==> flow/design.v <==
localparam  [31: 0] NOP        = 32'h0000_0013;      
localparam  [ 6: 0] LUI     = 7'b0110111,         
                    JAL     = 7'b1101111,         
                    JALR    = 7'b1100111,         
                    BRANCH  = 7'b1100011,         
                    LOAD    = 7'b0000011,         
                    STORE   = 7'b0100011,         
                    ARITHI  = 7'b0010011,         
                    ARITHR  = 7'b0110011;         
localparam  [ 2: 0] BEQ     = 3'b000,
                    BNE     = 3'b001,
                    BLT     = 3'b100,
                    BGE     = 3'b101,
                    BLTU    = 3'b110,
                    BGEU    = 3'b111;
localparam  [ 2: 0] LB      = 3'b000,
                    LH      = 3'b001,
                    LW      = 3'b010,
                    LBU     = 3'b100,
                    LHU     = 3'b101;
localparam  [ 2: 0] SB      = 3'b000,
                    SH      = 3'b001,
                    SW      = 3'b010;
localparam  [ 2: 0] ADD     = 3'b000,     
                    SLL     = 3'b001,
                    SLT     = 3'b010,
                    SLTU    = 3'b011,
                    XOR     = 3'b100,
                    SR      = 3'b101,     
                    OR      = 3'b110,
                    AND     = 3'b111;
`timescale 1ns/1ps
module execute
#(
	parameter [31:0] RESET = 32'h0000_0000
)
(
	input clk,
	input reset,
	input  [31:0] reg_rdata1,
	input  [31:0] reg_rdata2,
	input  [31:0] execute_imm,
	input  [31:0] pc,
	input  [31:0] fetch_pc,
	input     	immediate_sel,
	input     	mem_write,
	input     	jal,
	input     	jalr,
	input     	lui,
	input     	alu,
	input     	branch,
	input     	arithsubtype,
	input     	mem_to_reg,
	input     	stall_read,
	input  [4:0]  dest_reg_sel,
	input  [2:0]  alu_op,
	input  [1:0]  dmem_raddr,
	input     	wb_branch_i,
	input     	wb_branch_nxt_i,
	output [31:0] alu_operand1,
	output [31:0] alu_operand2,
	output [31:0] write_address,
	output    	branch_stall,
	output reg [31:0] next_pc,
	output reg    	branch_taken,
	output [31:0] wb_result,
	output    	wb_mem_write,
	output    	wb_alu_to_reg,
	output [4:0]  wb_dest_reg_sel,
	output    	wb_branch,
	output    	wb_branch_nxt,
	output    	wb_mem_to_reg,
	output [1:0]  wb_read_address,
	output [2:0]  mem_alu_operation
);
localparam  [31: 0] NOP        = 32'h0000_0013;      
localparam  [ 6: 0] LUI     = 7'b0110111,         
                    JAL     = 7'b1101111,         
                    JALR    = 7'b1100111,         
                    BRANCH  = 7'b1100011,         
                    LOAD    = 7'b0000011,         
                    STORE   = 7'b0100011,         
                    ARITHI  = 7'b0010011,         
                    ARITHR  = 7'b0110011;         
localparam  [ 2: 0] BEQ     = 3'b000,
                    BNE     = 3'b001,
                    BLT     = 3'b100,
                    BGE     = 3'b101,
                    BLTU    = 3'b110,
                    BGEU    = 3'b111;
localparam  [ 2: 0] LB      = 3'b000,
                    LH      = 3'b001,
                    LW      = 3'b010,
                    LBU     = 3'b100,
                    LHU     = 3'b101;
localparam  [ 2: 0] SB      = 3'b000,
                    SH      = 3'b001,
                    SW      = 3'b010;
localparam  [ 2: 0] ADD     = 3'b000,     
                    SLL     = 3'b001,
                    SLT     = 3'b010,
                    SLTU    = 3'b011,
                    XOR     = 3'b100,
                    SR      = 3'b101,     
                    OR      = 3'b110,
                    AND     = 3'b111;
reg  [31:0] ex_result;
wire [32:0] ex_result_subs;
wire [32:0] ex_result_subu;
wire [31:0] ex_result_sra = $signed(alu_operand1) >>> alu_operand2[4:0];
assign alu_operand1 = reg_rdata1;
assign alu_operand2 = immediate_sel ? execute_imm : reg_rdata2;  
assign ex_result_subs =
	{alu_operand1[31], alu_operand1} -
	{alu_operand2[31], alu_operand2};
assign ex_result_subu = $unsigned(alu_operand1) - $unsigned(alu_operand2);
assign write_address = alu_operand1 + execute_imm;
assign branch_stall  = wb_branch_nxt_i || wb_branch_i;
always @(*) begin
	next_pc  	= fetch_pc + 4;
	branch_taken = !branch_stall;
	case (1'b1)
    	jal  : next_pc = pc + execute_imm;
    	jalr : next_pc = alu_operand1 + execute_imm;
    	branch: begin
        	case (alu_op)
            	BEQ:  begin
                	next_pc = (ex_result_subs == 0)
                          	? pc + execute_imm
                          	: fetch_pc + 4;
                	if (ex_result_subs != 0)
                    	branch_taken = 1'b0;
            	end
            	BNE:  begin
					next_pc = (ex_result_subs != 0)
                          	? pc + execute_imm
                          	: fetch_pc + 4;
					if (ex_result_subs == 0)
                    	branch_taken = 1'b0;
            	end
            	BLT:  begin
                	next_pc = ex_result_subs[32]
                          	? pc + execute_imm
                          	: fetch_pc + 4;
                	if (!ex_result_subs[32])
                    	branch_taken = 1'b0;
            	end
            	BGE:  begin
                	next_pc = !ex_result_subs[32]
                          	? pc + execute_imm
                          	: fetch_pc + 4;
                	if (ex_result_subs[32])
                    	branch_taken = 1'b0;
            	end
            	BLTU: begin
                	next_pc = ex_result_subu[32]
                          	? pc + execute_imm
                          	: fetch_pc + 4;
                	if (!ex_result_subu[32])
                    	branch_taken = 1'b0;
            	end
            	BGEU: begin
                	next_pc = !ex_result_subu[32]
                          	? pc + execute_imm
                          	: fetch_pc + 4;
                	if (ex_result_subu[32])
                    	branch_taken = 1'b0;
            	end
            	default: next_pc = fetch_pc;  
        	endcase
    	end
    	default: begin     	 
        	next_pc  	= fetch_pc + 4;
        	branch_taken = 1'b0;
    	end
	endcase
end
always @(*) begin
	case (1'b1)
    	mem_write: ex_result = alu_operand2;
    	jal,
    	jalr:  	ex_result = pc + 4;
    	lui:   	ex_result = execute_imm;
    	alu: begin
        	case (alu_op)
            	ADD : ex_result =
                  	arithsubtype
                  	? alu_operand1 - alu_operand2
                  	: alu_operand1 + alu_operand2;
            	SLL : ex_result = alu_operand1 << alu_operand2[4:0];  
            	SLT : ex_result = ex_result_subs[32];
				SLTU: ex_result = ($unsigned(alu_operand1) < $unsigned(alu_operand2)) ? 1 : 0;  
            	XOR : ex_result = alu_operand1 ^ alu_operand2;
            	SR  : ex_result =
                  	arithsubtype
                  	? ex_result_sra
                  	: alu_operand1 >> alu_operand2[4:0];
            	OR  : ex_result = alu_operand1 | alu_operand2;
            	AND : ex_result = alu_operand1 & alu_operand2;
            	default: ex_result = 'hx;
        	endcase
    	end
    	default: ex_result = 'hx;
	endcase
end
ex_mem_wb_reg u_ex_mem_wb (
	.clk        	(clk),
	.reset_n    	(reset),
	.stall_n    	(stall_read),
	.ex_result  	(ex_result),
	.mem_write  	(mem_write && !branch_stall),
	.alu_to_reg 	(alu | lui | jal |
                  	jalr | mem_to_reg),
	.dest_reg_sel   (dest_reg_sel),
	.branch_taken   (branch_taken),
	.mem_to_reg 	(mem_to_reg),
	.read_address   (dmem_raddr),
	.alu_operation  (alu_op),
	.ex_mem_result    	(wb_result),
	.ex_mem_mem_write 	(wb_mem_write),
	.ex_mem_alu_to_reg	(wb_alu_to_reg),
	.ex_mem_dest_reg_sel  (wb_dest_reg_sel),
	.ex_mem_branch    	(wb_branch),
	.ex_mem_branch_nxt	(wb_branch_nxt),
	.ex_mem_mem_to_reg	(wb_mem_to_reg),
	.ex_mem_read_address  (wb_read_address),
	.ex_mem_alu_operation (mem_alu_operation)
);
endmodule
module ex_mem_wb_reg (
	input     	clk,
	input     	reset_n,
	input     	stall_n,
	input  [31:0] ex_result,
	input     	mem_write,
	input     	alu_to_reg,
	input  [4:0]  dest_reg_sel,
	input     	branch_taken,
	input     	mem_to_reg,
	input  [1:0]  read_address,
	input  [2:0]  alu_operation,
	output reg [31:0] ex_mem_result,
	output reg    	ex_mem_mem_write,
	output reg    	ex_mem_alu_to_reg,
	output reg [4:0]  ex_mem_dest_reg_sel,
	output reg    	ex_mem_branch,
	output reg    	ex_mem_branch_nxt,
	output reg    	ex_mem_mem_to_reg,
	output reg [1:0]  ex_mem_read_address,
	output reg [2:0]  ex_mem_alu_operation
);
always @(posedge clk or negedge reset_n) begin
	if (!reset_n) begin
    	ex_mem_result     	<= 32'h0;
    	ex_mem_mem_write  	<= 1'b0;
    	ex_mem_alu_to_reg 	<= 1'b0;
    	ex_mem_dest_reg_sel   <= 5'h0;
    	ex_mem_branch     	<= 1'b0;
    	ex_mem_branch_nxt 	<= 1'b0;
    	ex_mem_mem_to_reg 	<= 1'b0;
    	ex_mem_read_address   <= 2'h0;
    	ex_mem_alu_operation  <= 3'h0;
	end
	else if (!stall_n) begin
    	ex_mem_result     	<= ex_result;
    	ex_mem_mem_write  	<= mem_write;
    	ex_mem_alu_to_reg 	<= alu_to_reg;
    	ex_mem_dest_reg_sel   <= dest_reg_sel;
    	ex_mem_branch     	<= branch_taken;
    	ex_mem_branch_nxt 	<= ex_mem_branch;   
    	ex_mem_mem_to_reg 	<= mem_to_reg;
    	ex_mem_read_address   <= read_address;
    	ex_mem_alu_operation  <= alu_operation;
	end
end
endmodule
Hand-over note for execute

Reports on execute
Tool output for the design above before and after an edit, in the order of the flow.
"before" refers to lines of the RTL above, "after" to lines of the edited file.
"diff": "after" minus "before" as printed here. "rel_change_pct": 100 x difference / "before".
Operators: Yosys type, input widths -> output width; for muxes data width and select width s.
Library cell names are shortened.
{"block": "design", "top_module": "execute", "clock": "clk", "cell_library": "sky130hd", "pvt_corner": "tt_025C_1v80"}

Diff
Unified diff, file above to edited file.
This change comes from a script, not from a designer. No optimisation was intended, and the edited design may behave differently.
begin of diff
@@ -41,5 +41,5 @@
 	input  [31:0] reg_rdata2,
 	input  [31:0] execute_imm,
-	input  [31:0] pc,
+	input  [32:0] pc,
 	input  [31:0] fetch_pc,
 	input     	immediate_sel,
end of diff

After elaboration
Source: Yosys, flattened and elaborated, memories not mapped. Widths are those after wreduce. Registers that Yosys merges into a memory's read port (data or address) are not register bits. Print and check cells do not count.
{"block": "classes", "element": "add_sub_neg", "before": 8, "after": 9, "diff": 1, "rel_change_pct": 12.50}
{"block": "classes", "element": "mul", "before": 0, "after": 0, "diff": 0}
{"block": "classes", "element": "div_mod_pow", "before": 0, "after": 0, "diff": 0}
{"block": "classes", "element": "cmp", "before": 1, "after": 1, "diff": 0, "rel_change_pct": 0.00}
{"block": "classes", "element": "n_eq", "before": 7, "after": 7, "diff": 0, "rel_change_pct": 0.00}
{"block": "classes", "element": "shifts", "before": 3, "after": 3, "diff": 0, "rel_change_pct": 0.00}
{"block": "classes", "element": "muxes", "before": 29, "after": 29, "diff": 0, "rel_change_pct": 0.00}
{"block": "classes", "element": "logic", "before": 7, "after": 7, "diff": 0, "rel_change_pct": 0.00}
{"block": "classes", "element": "n_reduce_logical", "before": 7, "after": 7, "diff": 0, "rel_change_pct": 0.00}
{"block": "op_table", "operator": "$add 32x3->32 const B", "before": 2, "after": 3, "diff": 1, "rel_change_pct": 50.00}
Unchanged operator kinds not shown: 26.
{"block": "bits", "element": "regBits", "before": 47, "after": 47, "diff": 0, "rel_change_pct": 0.00}
{"block": "bits", "element": "latch_bits", "before": 0, "after": 0, "diff": 0}
{"block": "bits", "element": "mem_bits_rw", "before": 0, "after": 0, "diff": 0}
{"block": "bits", "element": "mem_bits_ro", "before": 0, "after": 0, "diff": 0}
{"block": "bits", "element": "clocked_rd_ports_x_width", "before": 0, "after": 0, "diff": 0}
{"block": "bits", "element": "mem_count", "before": 0, "after": 0, "diff": 0}
{"block": "bits", "element": "in_bits", "before": 184, "after": 185, "diff": 1, "rel_change_pct": 0.54}
{"block": "bits", "element": "out_inout_bits", "before": 177, "after": 177, "diff": 0, "rel_change_pct": 0.00}
{"block": "bits", "element": "word_cells", "before": 71, "after": 72, "diff": 1, "rel_change_pct": 1.41}

Depth
Yosys ltp: most cells in a row. Word level: on the elaborated netlist, between registers, memories and ports. Mapped: between sequential cells and ports; inverters and the memories' decode and read muxes count.
{"block": "depth", "element": "depth_word", "before": 8, "after": 8, "diff": 0, "rel_change_pct": 0.00}
{"block": "depth", "element": "ABC_AREA", "before": "0", "after": "0"}
{"block": "depth", "element": "depth_mapped", "before": 23, "after": 22, "diff": -1, "rel_change_pct": -4.35}

Mapped cells and area
Yosys stat after the flow's synthesis: flattened, memories mapped to cells. It holds for the ABC_AREA given above (unset counts as 0); a run with the other value may have another netlist.
{"block": "types", "cell": "a21oi_1", "before": 292, "after": 259, "diff": -33, "rel_change_pct": -11.30}
{"block": "types", "cell": "o211ai_1", "before": 70, "after": 38, "diff": -32, "rel_change_pct": -45.71}
{"block": "types", "cell": "a21o_1", "before": 57, "after": 35, "diff": -22, "rel_change_pct": -38.60}
{"block": "types", "cell": "nor2_1", "before": 271, "after": 288, "diff": 17, "rel_change_pct": 6.27}
{"block": "types", "cell": "mux2i_1", "before": 90, "after": 106, "diff": 16, "rel_change_pct": 17.78}
{"block": "types", "cell": "nor3_1", "before": 41, "after": 56, "diff": 15, "rel_change_pct": 36.59}
{"block": "types", "cell": "mux2_2", "before": 24, "after": 37, "diff": 13, "rel_change_pct": 54.17}
{"block": "types", "cell": "a211oi_1", "before": 36, "after": 46, "diff": 10, "rel_change_pct": 27.78}
{"block": "types", "cell": "a221oi_1", "before": 21, "after": 31, "diff": 10, "rel_change_pct": 47.62}
{"block": "types", "cell": "nand3_1", "before": 69, "after": 60, "diff": -9, "rel_change_pct": -13.04}
{"block": "types", "cell": "or3_1", "before": 24, "after": 15, "diff": -9, "rel_change_pct": -37.50}
{"block": "types", "cell": "o21ai_1", "before": 6, "after": 15, "diff": 9, "rel_change_pct": 150.00}
{"block": "types", "cell": "o31ai_1", "before": 28, "after": 36, "diff": 8, "rel_change_pct": 28.57}
{"block": "types", "cell": "and2_1", "before": 18, "after": 11, "diff": -7, "rel_change_pct": -38.89}
{"block": "types", "cell": "or4_1", "before": 3, "after": 10, "diff": 7, "rel_change_pct": 233.33}
{"block": "types", "cell": "nand4_1", "before": 18, "after": 24, "diff": 6, "rel_change_pct": 33.33}
{"block": "types", "cell": "o31a_1", "before": 7, "after": 1, "diff": -6, "rel_change_pct": -85.71}
{"block": "types", "cell": "o21ai_0", "before": 215, "after": 210, "diff": -5, "rel_change_pct": -2.33}
Unchanged cell types not shown: 13.
The list need not be complete.
{"block": "synth_totals", "element": "cell_count", "before": 2640, "after": 2610, "diff": -30, "rel_change_pct": -1.14}
{"block": "synth_totals", "element": "yosys_area_mm2", "before": 0.0179822, "after": 0.0176957, "diff": -0.0002865, "rel_change_pct": -1.59}
{"block": "synth_totals", "element": "sequential_area_mm2", "before": 0.0011761, "after": 0.0011761, "diff": 0.0000000, "rel_change_pct": 0.00}
{"block": "synth_totals", "element": "flip_flops", "before": 47, "after": 47, "diff": 0, "rel_change_pct": 0.00}
{"block": "synth_totals", "element": "buf_cells", "before": 196, "after": 201, "diff": 5, "rel_change_pct": 2.55}
The figures by module come from a second, unflattened synthesis with its own total; it is not the netlist above.
{"block": "hier_totals", "element": "cells_unflattened", "before": 2600, "after": 2600, "diff": 0, "rel_change_pct": 0.00}
{"block": "hier_totals", "element": "area_unflattened_mm2", "before": 0.0179522, "after": 0.0178008, "diff": -0.0001514, "rel_change_pct": -0.84}
Each row is one instance without its submodules.
{"block": "by_module_before", "mod": "execute", "n_inst": 1, "cells": 2501, "mod_area_mm2": 0.0160842, "mod_seq_area_mm2": 0}
{"block": "by_module_before", "mod": "ex_mem_wb_reg", "n_inst": 1, "cells": 99, "mod_area_mm2": 0.001868, "mod_seq_area_mm2": 0.0011761}
{"block": "by_module_after", "mod": "execute", "n_inst": 1, "cells": 2501, "mod_area_mm2": 0.0159328, "mod_seq_area_mm2": 0}
{"block": "by_module_after", "mod": "ex_mem_wb_reg", "n_inst": 1, "cells": 99, "mod_area_mm2": 0.001868, "mod_seq_area_mm2": 0.0011761}

Timing after synthesis
Source: OpenSTA report_checks on the synthesized netlist (no wires, ideal clock, input and output delay 20% of the period each), path of least setup slack; recovery checks are left aside. Register names are those of the netlist, which keeps one name where synthesis merged equal registers.
{"block": "synth_path", "element": "kind", "before": "input-to-output", "after": "input-to-output"}
{"block": "synth_path", "element": "from", "before": "in immediate_sel", "after": "in immediate_sel"}
{"block": "synth_path", "element": "to", "before": "out next_pc[7]", "after": "out next_pc[15]"}
{"block": "synth_path", "element": "period_ns", "before": 12.0, "after": 12.0, "diff": 0.0, "rel_change_pct": 0.00}
{"block": "synth_path", "element": "out_delay_ns", "before": 2.400, "after": 2.400, "diff": 0.000, "rel_change_pct": 0.00}
{"block": "synth_path", "element": "launch_ns", "before": 2.400, "after": 2.400, "diff": 0.000, "rel_change_pct": 0.00}
{"block": "synth_path", "element": "arrival_ns", "before": 7.721, "after": 7.899, "diff": 0.178, "rel_change_pct": 2.31}
{"block": "synth_path", "element": "slack_ns", "before": 1.879, "after": 1.701, "diff": -0.178}
{"block": "synth_path", "element": "delay_ns", "before": 5.321, "after": 5.499, "diff": 0.178, "rel_change_pct": 3.35}
{"block": "synth_path", "element": "driving_pins", "before": 22, "after": 21, "diff": -1, "rel_change_pct": -4.55}
{"block": "synth_path", "element": "synth_period_reached_ns", "before": 10.121, "after": 10.299, "diff": 0.178, "rel_change_pct": 1.76}
"delay_ns" is the arrival time less input delay plus setup time.
A path that ends at an output port has no setup time.
"driving_pins" counts driving pins, that of a launching flip-flop among them; a cell with two outputs on the path counts twice.
"synth_period_reached_ns" is the clock period less the worst setup slack; recovery checks do not enter. This is arithmetic on one report: input and output delays are still those of the set period (20% each).
The rows between start and end are the longest chain of elaborated cells between them; the timing report does not say that the signal goes this way. Where chains are equally long, one stands for them.
A line is the first line of the expression or statement that the cell stems from. Yosys adds cells for indexed reads and writes and turns some case tables into memories.
{"block": "synth_via_before", "cell_sequence": "buf_2 mux2i_1 inv_1 clkbuf_1 clkbuf_1 clkbuf_1 buf_1 ha_1 fa_1 o21bai_2 a211oi_4 o21ai_4 a2111oi_4 nor3_1 a311o_1 nor4_1 and4b_1 mux2_2 o21ai_2 buf_2 a21oi_1 o311ai_1", "elab_chain_len": 8, "cone_cells": 15, "classes_between": "add/sub (2); mux (11); reduce/logical (2)"}
{"block": "synth_rtl_before", "element": "start, declared", "line": 45, "source": "input immediate_sel,"}
{"block": "synth_rtl_before", "element": "$mux 32", "line": 112, "source": "assign alu_operand2 = immediate_sel ? execute_imm : reg_rdata2;"}
{"block": "synth_rtl_before", "element": "$sub 32x32->33", "line": 114, "source": "{alu_operand1[31], alu_operand1} -"}
{"block": "synth_rtl_before", "element": "$reduce_bool 33->1", "line": 135, "source": "next_pc = (ex_result_subs != 0)"}
{"block": "synth_rtl_before", "element": "$mux 32", "line": 135}
{"block": "synth_rtl_before", "element": "$pmux 32 s6", "line": 126, "source": "case (alu_op)"}
{"block": "synth_rtl_before", "element": "$mux 32 x3", "line": 122, "source": "case (1'b1)"}
{"block": "synth_rtl_before", "element": "end, declared", "line": 64, "source": "output reg [31:0] next_pc,"}
Nets of the timed path that keep an RTL name, with a line that drives or declares them; the list need not be complete.
{"block": "synth_nets_before", "signal": "alu_operand2[0]", "line": 112}
{"block": "synth_via_after", "cell_sequence": "buf_2 mux2i_2 inv_1 buf_2 buf_1 clkbuf_1 ha_1 fa_1 nor2_2 o311ai_4 a21oi_2 o31ai_4 o21ai_4 mux2_4 nor4_1 nand4_1 nor4_4 mux2_2 nor2_1 a21oi_1 o32ai_1", "elab_chain_len": 8, "cone_cells": 15, "classes_between": "add/sub (2); mux (11); reduce/logical (2)"}
{"block": "synth_rtl_after", "element": "start, declared", "line": 45, "source": "input immediate_sel,"}
{"block": "synth_rtl_after", "element": "$mux 32", "line": 112, "source": "assign alu_operand2 = immediate_sel ? execute_imm : reg_rdata2;"}
{"block": "synth_rtl_after", "element": "$sub 32x32->33", "line": 114, "source": "{alu_operand1[31], alu_operand1} -"}
{"block": "synth_rtl_after", "element": "$reduce_bool 33->1", "line": 135, "source": "next_pc = (ex_result_subs != 0)"}
{"block": "synth_rtl_after", "element": "$mux 32", "line": 135}
{"block": "synth_rtl_after", "element": "$pmux 32 s6", "line": 126, "source": "case (alu_op)"}
{"block": "synth_rtl_after", "element": "$mux 32 x3", "line": 122, "source": "case (1'b1)"}
{"block": "synth_rtl_after", "element": "end, declared", "line": 64, "source": "output reg [31:0] next_pc,"}
{"block": "synth_nets_after", "signal": "alu_operand2[0]", "line": 112}

Path in the finished layout
Path of least setup slack in the final report of each run of set A (OpenROAD, finished layout, wires in). Where an end is a register, its clock arrival counts in the times.
{"block": "layout_path", "element": "kind", "before": "input-to-output", "after": "input-to-output"}
{"block": "layout_path", "element": "from", "before": "in execute_imm[10]", "after": "in execute_imm[9]"}
{"block": "layout_path", "element": "to", "before": "out next_pc[23]", "after": "out next_pc[12]"}
{"block": "layout_path", "element": "period_ns", "before": 12.0, "after": 12.0, "diff": 0.0, "rel_change_pct": 0.00}
{"block": "layout_path", "element": "out_delay_ns", "before": 2.40, "after": 2.40, "diff": 0.00, "rel_change_pct": 0.00}
{"block": "layout_path", "element": "launch_ns", "before": 2.40, "after": 2.40, "diff": 0.00, "rel_change_pct": 0.00}
{"block": "layout_path", "element": "arrival_ns", "before": 8.96, "after": 9.04, "diff": 0.08, "rel_change_pct": 0.89}
{"block": "layout_path", "element": "slack_ns", "before": 0.64, "after": 0.56, "diff": -0.08}
{"block": "layout_path", "element": "driving_pins", "before": 19, "after": 19, "diff": 0, "rel_change_pct": 0.00}
The rows between start and end are the longest chain of elaborated cells between them; the timing report does not say that the signal goes this way. Where chains are equally long, one stands for them.
{"block": "layout_via_before", "cell_sequence": "clkdlybuf4s50_1 mux2i_1 ha_1 nor2b_1 nor2_1 o31ai_1 a2111oi_0 nor4b_1 buf_4 o2111ai_1 nor4_1 and4b_1 mux2i_1 nand2_1 a21oi_1 buf_4 a21oi_1 o21ai_0 clkdlybuf4s50_1", "elab_chain_len": 8, "cone_cells": 17, "classes_between": "add/sub (4); mux (11); reduce/logical (2)"}
{"block": "layout_rtl_before", "element": "start, declared", "line": 42, "source": "input [31:0] execute_imm,"}
{"block": "layout_rtl_before", "element": "$mux 32", "line": 112, "source": "assign alu_operand2 = immediate_sel ? execute_imm : reg_rdata2;"}
{"block": "layout_rtl_before", "element": "$sub 32x32->33", "line": 114, "source": "{alu_operand1[31], alu_operand1} -"}
{"block": "layout_rtl_before", "element": "$reduce_bool 33->1", "line": 135, "source": "next_pc = (ex_result_subs != 0)"}
{"block": "layout_rtl_before", "element": "$mux 32", "line": 135}
{"block": "layout_rtl_before", "element": "$pmux 32 s6", "line": 126, "source": "case (alu_op)"}
{"block": "layout_rtl_before", "element": "$mux 32 x3", "line": 122, "source": "case (1'b1)"}
{"block": "layout_rtl_before", "element": "end, declared", "line": 64, "source": "output reg [31:0] next_pc,"}
{"block": "layout_via_after", "cell_sequence": "clkdlybuf4s50_1 mux2i_1 ha_1 a22o_1 or4b_1 a311oi_1 nand3_1 a31oi_1 nand3_1 nor4_1 nand4_1 nor4_4 buf_4 mux2_2 nor2_1 buf_4 a21oi_1 o21ai_0 clkdlybuf4s50_1", "elab_chain_len": 8, "cone_cells": 17, "classes_between": "add/sub (4); mux (11); reduce/logical (2)"}
{"block": "layout_rtl_after", "element": "start, declared", "line": 42, "source": "input [31:0] execute_imm,"}
{"block": "layout_rtl_after", "element": "$mux 32", "line": 112, "source": "assign alu_operand2 = immediate_sel ? execute_imm : reg_rdata2;"}
{"block": "layout_rtl_after", "element": "$sub 32x32->33", "line": 114, "source": "{alu_operand1[31], alu_operand1} -"}
{"block": "layout_rtl_after", "element": "$reduce_bool 33->1", "line": 135, "source": "next_pc = (ex_result_subs != 0)"}
{"block": "layout_rtl_after", "element": "$mux 32", "line": 135}
{"block": "layout_rtl_after", "element": "$pmux 32 s6", "line": 126, "source": "case (alu_op)"}
{"block": "layout_rtl_after", "element": "$mux 32 x3", "line": 122, "source": "case (1'b1)"}
{"block": "layout_rtl_after", "element": "end, declared", "line": 64, "source": "output reg [31:0] next_pc,"}

Flow runs
Runs of the flow (Yosys, OpenROAD) on both versions; the two runs of a pair have the same settings. The constraints put input and output delay at 20% of the set period each and load the outputs with 0.01 pF.
{"block": "settings_set_A", "CORE_UTILIZATION": 40, "period_ns": 12.0, "CAP_MARGIN": 20, "CORE_MARGIN": 2, "SLEW_MARGIN": 20}
{"block": "measured_set_A", "element": "yosys.chip_area_mm2", "before": 0.0179822, "after": 0.0176957, "diff": -0.0002865, "rel_change_pct": -1.59}
{"block": "measured_set_A", "element": "die_area_mm2", "before": 0.0466668, "after": 0.0459373, "diff": -0.0007295, "rel_change_pct": -1.56}
{"block": "measured_set_A", "element": "utilization_pct", "before": 50.6, "after": 50.5, "diff": -0.1}
{"block": "measured_set_A", "element": "worstSetupSlack_ns", "before": 0.642, "after": 0.561, "diff": -0.081}
{"block": "measured_set_A", "element": "tns_ns", "before": 0.000, "after": 0.000, "diff": 0.000}
{"block": "measured_set_A", "element": "hold_worst_slack_ns", "before": 0.501, "after": 0.491, "diff": -0.010}
{"block": "measured_set_A", "element": "final_power_uw", "before": 1843, "after": 1767, "diff": -76, "rel_change_pct": -4.12}
{"block": "settings_set_B", "CAP_MARGIN": 0, "CORE_UTILIZATION": 39, "CTS_CLUSTER_SIZE": 72, "GPL_ROUTABILITY_DRIVEN": 1, "PLACE_DENSITY_LB_ADDON": 0.28, "SLEW_MARGIN": 30, "TNS_END_PERCENT": 85, "period_ns": 11.1, "CORE_MARGIN": 2}
{"block": "measured_set_B", "element": "yosys.chip_area_mm2", "before": 0.0179822, "after": 0.0176957, "diff": -0.0002865, "rel_change_pct": -1.59}
{"block": "measured_set_B", "element": "die_area_mm2", "before": 0.0478428, "after": 0.0470933, "diff": -0.0007495, "rel_change_pct": -1.57}
{"block": "measured_set_B", "element": "utilization_pct", "before": 49.8, "after": 49.8, "diff": 0.0}
{"block": "measured_set_B", "element": "worstSetupSlack_ns", "before": 0.179, "after": 0.470, "diff": 0.291}
{"block": "measured_set_B", "element": "tns_ns", "before": 0.000, "after": 0.000, "diff": 0.000}
{"block": "measured_set_B", "element": "hold_worst_slack_ns", "before": 0.497, "after": 0.482, "diff": -0.015}
{"block": "measured_set_B", "element": "final_power_uw", "before": 2019, "after": 1897, "diff": -122, "rel_change_pct": -6.04}
"final_power_uw" is the tool's figure for a default switching activity; nothing was simulated.

End of note.
